==> flow/design.v <==
`timescale 1ns / 1ps
module Rx (
    input  logic        clk_fpga,   
    input  logic        reset,      
    input  logic        RxD,       
    output logic [7:0]  RxData,
    output logic        data_valid      
);
    parameter int clk_freq    = 100_000_000;
    parameter int baud_rate   = 115200;
    parameter int div_sample  = 4;    
    parameter int div_counter = clk_freq / (baud_rate * div_sample);
    parameter int mid_sample  = div_sample / 2;
    parameter int div_bit     = 10;   
    typedef enum logic {IDLE=0, RECEIVING=1} state_t;
    state_t state, nextstate;
    logic [3:0]  bit_counter;         
    logic [1:0]  sample_counter;      
    logic [13:0] baudrate_counter;    
    logic [9:0]  rxshift_reg;         
    logic shift;
    logic clear_bitcounter, inc_bitcounter;
    logic clear_samplecounter, inc_samplecounter;
    assign RxData = rxshift_reg[8:1];    
    always_ff @(posedge clk_fpga or posedge reset) begin
        if (reset) begin
            state            <= IDLE;
            bit_counter      <= '0;
            sample_counter   <= '0;
            baudrate_counter <= '0;
            rxshift_reg      <= '0;
            data_valid       <= 1'b0;
        end else begin
            data_valid <= 1'b0;     
            baudrate_counter <= baudrate_counter + 1;
            if (baudrate_counter >= div_counter - 1) begin
                baudrate_counter <= 0;
                state <= nextstate;
                if (shift)
                    rxshift_reg <= {RxD, rxshift_reg[9:1]};
                if (clear_samplecounter)
                    sample_counter <= 0;
                else if (inc_samplecounter)
                    sample_counter <= sample_counter + 1;
                if (clear_bitcounter)
                    bit_counter <= 0;
                else if (inc_bitcounter)
                    bit_counter <= bit_counter + 1;
                if (state == RECEIVING &&
                    bit_counter == div_bit - 1 &&
                    sample_counter == div_sample - 1) begin
                    data_valid <= 1'b1;
                end
            end
        end
    end
    always_comb begin
        shift               = 1'b0;
        clear_samplecounter = 1'b0;
        inc_samplecounter   = 1'b0;
        clear_bitcounter    = 1'b0;
        inc_bitcounter      = 1'b0;
        nextstate           = state;
        case (state)
            IDLE: begin
                if (!RxD) begin
                    nextstate           = RECEIVING;
                    clear_bitcounter    = 1'b1;
                    clear_samplecounter = 1'b1;
                end
            end
            RECEIVING: begin
                nextstate = RECEIVING;
                if (sample_counter == mid_sample - 1)
                    shift = 1'b1;
                if (sample_counter == div_sample - 1) begin
                    inc_bitcounter     = 1'b1;
                    clear_samplecounter= 1'b1;
                    if (bit_counter == div_bit - 1)
                        nextstate = IDLE;
                end else begin
                    inc_samplecounter = 1'b1;
                end
            end
            default: nextstate = IDLE;
        endcase
    end
endmodule
module Tx #(
    parameter integer CLOCK_FREQ = 100_000_000,
    parameter integer BAUD_RATE  = 115200
) (
    input  logic        clk,
    input  logic        reset,
    input  logic        ready,       
    input  logic [7:0]  tx_data,
    output logic        TxD,
    output logic        tdre         
);
    localparam integer CYCLES_PER_BIT = (CLOCK_FREQ + BAUD_RATE - 1) / BAUD_RATE;  
    localparam integer BAUD_MAX       = (CYCLES_PER_BIT > 0) ? (CYCLES_PER_BIT - 1) : 0;
    localparam integer BAUD_CNT_WIDTH = $clog2(BAUD_MAX + 1);
    typedef enum logic [1:0] {
        S_MARK,    
        S_START,   
        S_DATA,    
        S_STOP     
    } state_t;
    state_t state, next_state;
    logic [7:0] txbuff;
    logic [2:0] bit_count;
    logic [BAUD_CNT_WIDTH-1:0] baud_count;
    logic ready_sync;
    always_ff @(posedge clk or posedge reset) begin
        if (reset)
            ready_sync <= 1'b0;
        else
            ready_sync <= ready;
    end
    always_ff @(posedge clk or posedge reset) begin
        if (reset)
            state <= S_MARK;
        else
            state <= next_state;
    end
    always_comb begin
        next_state = state;
        case (state)
            S_MARK: begin
                if (ready_sync && tdre)
                    next_state = S_START;
            end
            S_START: begin
                if (baud_count == BAUD_MAX)
                    next_state = S_DATA;
            end
            S_DATA: begin
                if ((baud_count == BAUD_MAX) && (bit_count == 3'd7))
                    next_state = S_STOP;
            end
            S_STOP: begin
                if (baud_count == BAUD_MAX)
                    next_state = S_MARK;
            end
            default: next_state = S_MARK;
        endcase
    end
    always_ff @(posedge clk or posedge reset) begin
        if (reset) begin
            TxD        <= 1'b1;
            tdre       <= 1'b1;
            baud_count <= '0;
            bit_count  <= '0;
            txbuff     <= '0;
        end else begin
            case (state)
                S_MARK: begin
                    TxD        <= 1'b1;
                    baud_count <= '0;
                    bit_count  <= '0;
                    if (ready_sync && tdre) begin
                        txbuff <= tx_data;   
                        tdre   <= 1'b0;      
                    end else begin
                        tdre   <= 1'b1;      
                    end
                end
                S_START: begin
                    TxD <= 1'b0;  
                    if (baud_count == BAUD_MAX) begin
                        baud_count <= '0;
                    end else begin
                        baud_count <= baud_count + 1;
                    end
                end
                S_DATA: begin
                    TxD <= txbuff[0];  
                    if (baud_count == BAUD_MAX) begin
                        baud_count <= '0;
                        txbuff    <= {1'b0, txbuff[7:1]};
                        bit_count <= bit_count + 1;
                    end else begin
                        baud_count <= baud_count + 1;
                    end
                end
                S_STOP: begin
                    TxD <= 1'b1;  
                    if (baud_count == BAUD_MAX) begin
                        baud_count <= '0;
                        tdre       <= 1'b1;  
                    end else begin
                        baud_count <= baud_count + 1;
                    end
                end
                default: begin
                    TxD        <= 1'b1;
                    tdre       <= 1'b1;
                    baud_count <= '0;
                    bit_count  <= '0;
                end
            endcase
        end
    end
endmodule
`timescale 1ns / 1ps
module command_parser (
    input  logic clk,
    input  logic reset,
    input  logic [7:0] rx_byte,
    input  logic       rx_valid,
    input  logic       cmd_ack,
    output logic       cmd_ready,
    output logic       seq_sel,    
    output logic [7:0] n_value
);
    typedef enum logic [2:0] {
        S_WAIT_LETTER,
        S_WAIT_COMMA,
        S_WAIT_NUM1,
        S_WAIT_LF,
        S_DONE
    } pstate_t;
    pstate_t state;
    logic [7:0] tens;
    logic       got_two_digits;
    assign cmd_ready = (state == S_DONE);
    always_ff @(posedge clk or posedge reset) begin
        if (reset) begin
            state          <= S_WAIT_LETTER;
            seq_sel        <= 1'b0;
            n_value        <= 8'd0;
            tens           <= 8'd0;
            got_two_digits <= 1'b0;
        end else begin
            if (cmd_ack && state == S_DONE) begin
                state <= S_WAIT_LETTER;
            end else if (rx_valid) begin
                unique case (state)
                    S_WAIT_LETTER: begin
                        if (rx_byte == "P") begin
                            seq_sel <= 1'b0;
                            state   <= S_WAIT_COMMA;
                        end else if (rx_byte == "M") begin
                            seq_sel <= 1'b1;
                            state   <= S_WAIT_COMMA;
                        end else begin
                            state <= S_WAIT_LETTER;  
                        end
                    end
                    S_WAIT_COMMA: begin
                        if (rx_byte == ",")
                            state <= S_WAIT_NUM1;
                        else
                            state <= S_WAIT_LETTER;  
                    end
                    S_WAIT_NUM1: begin
                        if (rx_byte >= "0" && rx_byte <= "9") begin
                            tens           <= rx_byte - "0";
                            got_two_digits <= 1'b0;
                            state          <= S_WAIT_LF;
                        end else begin
                            state <= S_WAIT_LETTER;
                        end
                    end
                    S_WAIT_LF: begin
                        if (rx_byte >= "0" && rx_byte <= "9") begin
                            n_value        <= (tens * 10) + (rx_byte - "0");
                            got_two_digits <= 1'b1;
                        end else if (rx_byte == "\n" || rx_byte == 8'h0D) begin
                            if (!got_two_digits)
                                n_value <= tens;
                            state <= S_DONE;
                        end
                    end
                    S_DONE: begin
                        state <= S_DONE;
                    end
                    default: state <= S_WAIT_LETTER;
                endcase
            end
        end
    end
endmodule
`timescale 1ns / 1ps
module padovan_unit (
    input  logic        clk,
    input  logic        reset,
    input  logic        start,
    input  logic [7:0]  n,
    output logic [31:0] result,
    output logic        done
);
    typedef enum logic [1:0] {IDLE, INIT, LOOP, FINISH} state_t;
    state_t state;
    logic [31:0] p0, p1, p2;
    logic [7:0]  i;
    always_ff @(posedge clk or posedge reset) begin
        if (reset) begin
            state  <= IDLE;
            result <= 32'd0;
            done   <= 1'b0;
        end else begin
            done <= 1'b0;
            case (state)
                IDLE: begin
                    if (start)
                        state <= INIT;
                end
                INIT: begin
                    p0 <= 32'd1;
                    p1 <= 32'd1;
                    p2 <= 32'd1;
                    i  <= 8'd3;
                    if (n == 0 || n == 1 || n == 2) begin
                        result <= 32'd1;
                        state  <= FINISH;
                    end else begin
                        state <= LOOP;
                    end
                end
                LOOP: begin
                    if (i <= n) begin
                        logic [31:0] new_p;
                        new_p = p0 + p1;
                        p0 <= p1;
                        p1 <= p2;
                        p2 <= new_p;
                        i  <= i + 1;
                        if (i == n) begin
                            result <= new_p;
                            state  <= FINISH;
                        end
                    end
                end
                FINISH: begin
                    done  <= 1'b1;
                    state <= IDLE;
                end
            endcase
        end
    end
endmodule
`timescale 1ns / 1ps
module moser_unit (
    input  logic        clk,
    input  logic        reset,
    input  logic        start,
    input  logic [7:0]  n,
    output logic [31:0] result,
    output logic        done
);
    typedef enum logic [1:0] {IDLE, RUN, FINISH} state_t;
    state_t state;
    logic [7:0]  n_work;
    logic [31:0] acc;
    logic [2:0]  pos;
    always_ff @(posedge clk or posedge reset) begin
        if (reset) begin
            state  <= IDLE;
            result <= 32'd0;
            done   <= 1'b0;
        end else begin
            done <= 1'b0;
            case (state)
                IDLE: begin
                    if (start) begin
                        if (n == 0) begin
                            result <= 32'd0;
                            state  <= FINISH;
                        end else begin
                            n_work <= n;
                            acc    <= 32'd0;
                            pos    <= 3'd0;
                            state  <= RUN;
                        end
                    end
                end
                RUN: begin
                    if (n_work != 0) begin
                        acc    <= acc | ({31'd0, n_work[0]} << {pos, 1'b0});
                        pos    <= pos + 3'd1;
                        n_work <= n_work >> 1;
                    end else begin
                        result <= acc;
                        state  <= FINISH;
                    end
                end
                FINISH: begin
                    done  <= 1'b1;
                    state <= IDLE;
                end
            endcase
        end
    end
endmodule
`timescale 1ns / 1ps
module top_cmd_uart #(
    parameter integer CLOCK_FREQ = 100_000_000,
    parameter integer BAUD_RATE  = 115200
)(
    input  logic       clk,
    input  logic       reset,
    input  logic       RxD,
    output logic       TxD,
    output logic [7:0] led
);
    logic [7:0] rx_byte;
    logic       rx_valid;
    Rx #(
        .clk_freq  (CLOCK_FREQ),
        .baud_rate (BAUD_RATE)
    ) u_rx (
        .clk_fpga   (clk),
        .reset      (reset),
        .RxD        (RxD),
        .RxData     (rx_byte),
        .data_valid (rx_valid)
    );
    logic [7:0] tx_data;
    logic       tx_start;
    logic       tx_free;
    Tx #(
        .CLOCK_FREQ (CLOCK_FREQ),
        .BAUD_RATE  (BAUD_RATE)
    ) u_tx (
        .clk    (clk),
        .reset  (reset),
        .ready  (tx_start),
        .tx_data(tx_data),
        .TxD    (TxD),
        .tdre   (tx_free)
    );
    logic       cmd_ready;
    logic       seq_sel;      
    logic [7:0] n_value;
    logic       cmd_ack;
    command_parser u_parser (
        .clk      (clk),
        .reset    (reset),
        .rx_byte  (rx_byte),
        .rx_valid (rx_valid),
        .cmd_ack  (cmd_ack),
        .cmd_ready(cmd_ready),
        .seq_sel  (seq_sel),
        .n_value  (n_value)
    );
    logic        pad_start, pad_done;
    logic [31:0] pad_res;
    padovan_unit u_pad (
        .clk    (clk),
        .reset  (reset),
        .start  (pad_start),
        .n      (n_value),
        .result (pad_res),
        .done   (pad_done)
    );
    logic        mos_start, mos_done;
    logic [31:0] mos_res;
    moser_unit u_mos (
        .clk    (clk),
        .reset  (reset),
        .start  (mos_start),
        .n      (n_value),
        .result (mos_res),
        .done   (mos_done)
    );
    typedef enum logic [2:0] {
        S_WAIT_CMD,
        S_START_CALC,
        S_WAIT_CALC,
        S_SEND_B0,
        S_SEND_B1,
        S_SEND_B2,
        S_SEND_B3
    } main_state_t;
    main_state_t state;
    logic [31:0] result_reg;
    logic        tx_wait;    
    assign cmd_ack = (state == S_START_CALC);
    assign pad_start = (state == S_START_CALC) && (cmd_ready) && (seq_sel == 1'b0);
    assign mos_start = (state == S_START_CALC) && (cmd_ready) && (seq_sel == 1'b1);
    assign led = rx_byte;
    always_ff @(posedge clk or posedge reset) begin
        if (reset) begin
            state    <= S_WAIT_CMD;
            tx_data  <= 8'd0;
            tx_start <= 1'b0;
            result_reg <= 32'd0;
            tx_wait  <= 1'b0;
        end else begin
            tx_start <= 1'b0;  
            if (tx_wait && !tx_free)
                tx_wait <= 1'b0;
            case (state)
                S_WAIT_CMD: begin
                    if (cmd_ready) begin
                        state <= S_START_CALC;
                    end
                end
                S_START_CALC: begin
                    state <= S_WAIT_CALC;
                end
                S_WAIT_CALC: begin
                    if (!seq_sel && pad_done) begin
                        result_reg <= pad_res;
                        state      <= S_SEND_B0;
                    end else if (seq_sel && mos_done) begin
                        result_reg <= mos_res;
                        state      <= S_SEND_B0;
                    end
                end
                S_SEND_B0: begin
                    if (tx_free && !tx_wait) begin
                        tx_data  <= result_reg[31:24];
                        tx_start <= 1'b1;
                        tx_wait  <= 1'b1;
                        state    <= S_SEND_B1;
                    end
                end
                S_SEND_B1: begin
                    if (tx_free && !tx_wait) begin
                        tx_data  <= result_reg[23:16];
                        tx_start <= 1'b1;
                        tx_wait  <= 1'b1;
                        state    <= S_SEND_B2;
                    end
                end
                S_SEND_B2: begin
                    if (tx_free && !tx_wait) begin
                        tx_data  <= result_reg[15:8];
                        tx_start <= 1'b1;
                        tx_wait  <= 1'b1;
                        state    <= S_SEND_B3;
                    end
                end
                S_SEND_B3: begin
                    if (tx_free && !tx_wait) begin
                        tx_data  <= result_reg[7:0];
                        tx_start <= 1'b1;
                        tx_wait  <= 1'b1;
                        state    <= S_WAIT_CMD;  
                    end
                end
                default: state <= S_WAIT_CMD;
            endcase
        end
    end
endmodule
# Reports on top_cmd_uart
# What the tools print for top_cmd_uart, step after step.
# Lines are those of the file above, counted from 1.
# Operators: Yosys type, input widths -> output width; for muxes data width and select width s.
# Cell names lack the library's common part.
# Not given: n/a
# design
top_module,top_cmd_uart
clock_port,clk
library,sky130hd
lib_corner,tt_025C_1v80

# Word-level counts
# Source: Yosys, flattened and elaborated, memories not mapped. Widths are those after wreduce. Registers that Yosys merges into a memory's read port (data or address) are not register bits. Print and check cells do not count.
# bits
regBits,341
inputBits,3
out_inout_bits,9
elab_cells,288
# classes
compare,4
n_addsub,11
eq_ne,56
shifts,1
n_logic,5
mux,111
reduce_logical,63
n_mul,1
# op_table
operator,n
$mux 32,14
$pmux 32 s2,6
$mux 8,13
$mux 3,16
$pmux 8 s2,3
$shl 1x4->32,1
$add 32x32->32,1
$or 32x32->32,1
$pmux 8 s4,1
$mux 2,14
$ne 2x1->1 const B,13
$reduce_and 4->1,6
$mul 8x3->7 const B,1
$mux 1,23
$reduce_bool 2->1,11
$pmux 3 s7,1
$reduce_and 5->1,4
$pmux 10 s2,1
$ne 2x2->1 const B,9
$eq 8x4->1 const B,2
$sub 8x6->8 const B,2
$eq 8x7->1 const B,2
$pmux 2 s4,2
$pmux 1 s2,8
$eq 3x3->1 const B,5
$pmux 3 s5,1
$add 14x1->14 const B,1
$ge 14x8->1 const B,1
# Not listed: further kinds 44, cells in them 89.

# Logic depth
# Depth = most cells in a row (Yosys ltp): at word level without a register or memory, in the mapped netlist without a sequential cell, where the memories' decode and read muxes count.
# logic_depth
word_depth,7
abc_area,0
mapped_depth,12
depth_no_buf,12

# After synthesis
# Source: synth_stat.txt of the flow (Yosys; design flattened, memories mapped). It holds for the ABC_AREA given above (unset counts as 0); a run with the other value may have another netlist.
# synth_totals
yosys_area_um2,14692.8
n_buf,66
ff_cells,303
seqArea_um2,8206.6
mapped_cells,1348
# by_type
type,n,type_area_um2
dfrtp_1,173,4.33E+03
edfxtp_1,123,3.69E+03
ha_1,73,913.376
and2_1,89,556.784
nor2_1,125,469.2
nand2_1,118,442.925
o21ai_0,84,420.403
a22o_1,44,385.37
xnor2_1,40,350.336
a21oi_1,62,310.298
mux2_2,22,247.738
inv_1,63,236.477
clkbuf_1,52,195.187
nand3_1,37,185.178
dfstp_2,7,183.926
xor2_1,20,175.168
a31oi_1,22,137.632
a21o_1,13,97.594
# Not listed: further types 45, cells in them 181.
# The figures by module come from a second, unflattened synthesis with its own total; it is not the netlist above.
# hier_totals
cells_unflattened,1357
area_unflattened_um2,15778.9
# Rows give one instance, submodules left out.
# by_module
mod,n_cells,instances,mod_area_um2
padovan_unit,635,1,7265.7
top_cmd_uart,197,1,2542.4
command_parser,164,1,1631.6
moser_unit,126,1,1525.2
Rx,119,1,1451.4
Tx,116,1,1362.6

# Worst setup path after synthesis
# Path of least setup slack by OpenSTA after synthesis, without wires, with an ideal clock, recovery checks aside; 20% of the period is set as input and as output delay. Where synthesis merged equal registers, the netlist keeps one of their names.
# synth_path
kind,input -> register
start,input reset
end,register u_pad.i[0]
clock_period_ns,10.0
slack_ns,-0.611
t_first_pin_ns,2.000
path_buffers,0
stages,1
setup_time_ns,0.753
in_delay_ns,2.000
arrival_ns,9.858
path_delay_ns,8.611
t_required_ns,9.247
synth_period_reached_ns,10.611
# "path_delay_ns" = arrival - input delay + setup time.
# "stages" counts driving pins, that of a launching flip-flop among them; a cell with two outputs on the path counts twice.
# "synth_period_reached_ns" = period - worst setup slack (recovery checks aside). The figure is calculated, with input and output delays left at 20% of the set period.
# The rows between start and end are the longest chain of elaborated cells between them; the timing report does not say that the signal goes this way. Where chains are equally long, one stands for them.
# A line is the first line of the expression or statement that the cell stems from. Yosys adds cells for indexed reads and writes and turns some case tables into memories.
# synth_via
cell_sequence,a311oi_1
elab_chain_len,2
# synth_rtl
item,line_no,text
start: declaration,402,"input  logic       reset,"
$not 1->1,n/a,
$reduce_and 3->1,n/a,
end: assignment,313,i  <= 8'd3;
end: assignment,328,i  <= i + 1;
end: declaration,296,logic [7:0]  i;

# Timing after layout
# From the final timing report of entry A: the path of least setup slack in the routed layout; clock arrival at registers is part of the times.
# layout_path
kind,register -> register
start,register u_pad.p1[6]
end,register u_pad.p2[27]
setup_time_ns,0.28
arrival_ns,3.72
slack_ns,1.60
path_buffers,2
t_required_ns,5.31
clock_period_ns,5.05
stages,11
t_first_pin_ns,0.55
# The rows between start and end are the longest chain of elaborated cells between them; the timing report does not say that the signal goes this way. Where chains are equally long, one stands for them.
# layout_via
cell_sequence,edfxtp_1 -> ha_1 -> clkbuf_1 -> nand2_1 -> nor3_1 -> o21ai_0 -> a2111oi_0 -> buf_1 -> o21ai_0 -> xor2_1 -> nor2_1
elab_chain_len,3
# layout_rtl
item,line_no,text
start: declaration,295,"logic [31:0] p0, p1, p2;"
start: assignment,311,p1 <= 32'd1;
start: assignment,326,p1 <= p2;
$add 32x32->32,324,new_p = p0 + p1;
$mux 32,322,if (i <= n) begin
$pmux 32 s2,304,case (state)
end: assignment,312,p2 <= 32'd1;
end: assignment,327,p2 <= new_p;
end: declaration,295,

# Flow measurements of top_cmd_uart on sky130hd: 4 stored runs with different settings, listed in no order. Input and output delays are each 20% of the period that was set; the output load is 0.01 pF.
# "achievedPeriod_ns" means the clock period less the worst setup slack. The figure is calculated, with input and output delays left at 20% of the set period.
# By "worst_path_allowed_less_slack_ns" is meant the share of the clock period that the worst setup path is allowed (20% is reserved at inputs, 20% at outputs), minus its slack. Clock arrival times at its registers enter into it.
# A setting shown as - is not set for that run.
run name,CAP_MARGIN,CELL_PAD_IN_SITES_GLOBAL_PLACEMENT,CORE_UTILIZATION,CTS_CLUSTER_DIAMETER,CTS_CLUSTER_SIZE,GPL_ROUTABILITY_DRIVEN,GPL_TIMING_DRIVEN,MAX_ROUTING_LAYER,MIN_ROUTING_LAYER,SETUP_SLACK_MARGIN,TNS_END_PERCENT,period_ns,CORE_MARGIN,SLEW_MARGIN,ABC_AREA,CELL_PAD_IN_SITES_DETAIL_PLACEMENT,CORE_ASPECT_RATIO,PLACE_DENSITY_LB_ADDON,worst_path_allowed_less_slack_ns,path_kind,achievedPeriod_ns,stdcell_area_um2,setup_worst_slack_ns,final_setup_tns_ns,synth_chip_area_um2,post_route_util_frac,die_area_um2,hold_ws_ns
entry A,40,2,50,157,13,0,0,met5,met2,0.29,75,5.05,2,20,-,-,-,-,3.45,register -> register,3.454,16384.5,1.596,0.000,14692.8,0.568,30772.2,0.352
entry B,5,1,33,-,22,1,0,met4,met2,1.01,5,4.55,9,25,1,1,0.65,0.15,2.95,register -> register,2.949,17823.3,1.601,0.000,15607.5,0.387,55631.2,0.345
entry C,5,1,33,-,22,1,0,met5,met2,1.01,-,4.55,9,20,1,1,0.65,0.15,3.00,register -> register,2.996,17744.5,1.554,0.000,15607.5,0.385,55631.2,0.366
entry D,5,-,33,-,-,1,0,met5,-,1.01,-,4.55,9,20,1,1,-,0.15,2.90,register -> register,2.899,17855.9,1.651,0.000,15607.5,0.383,55448.5,0.347
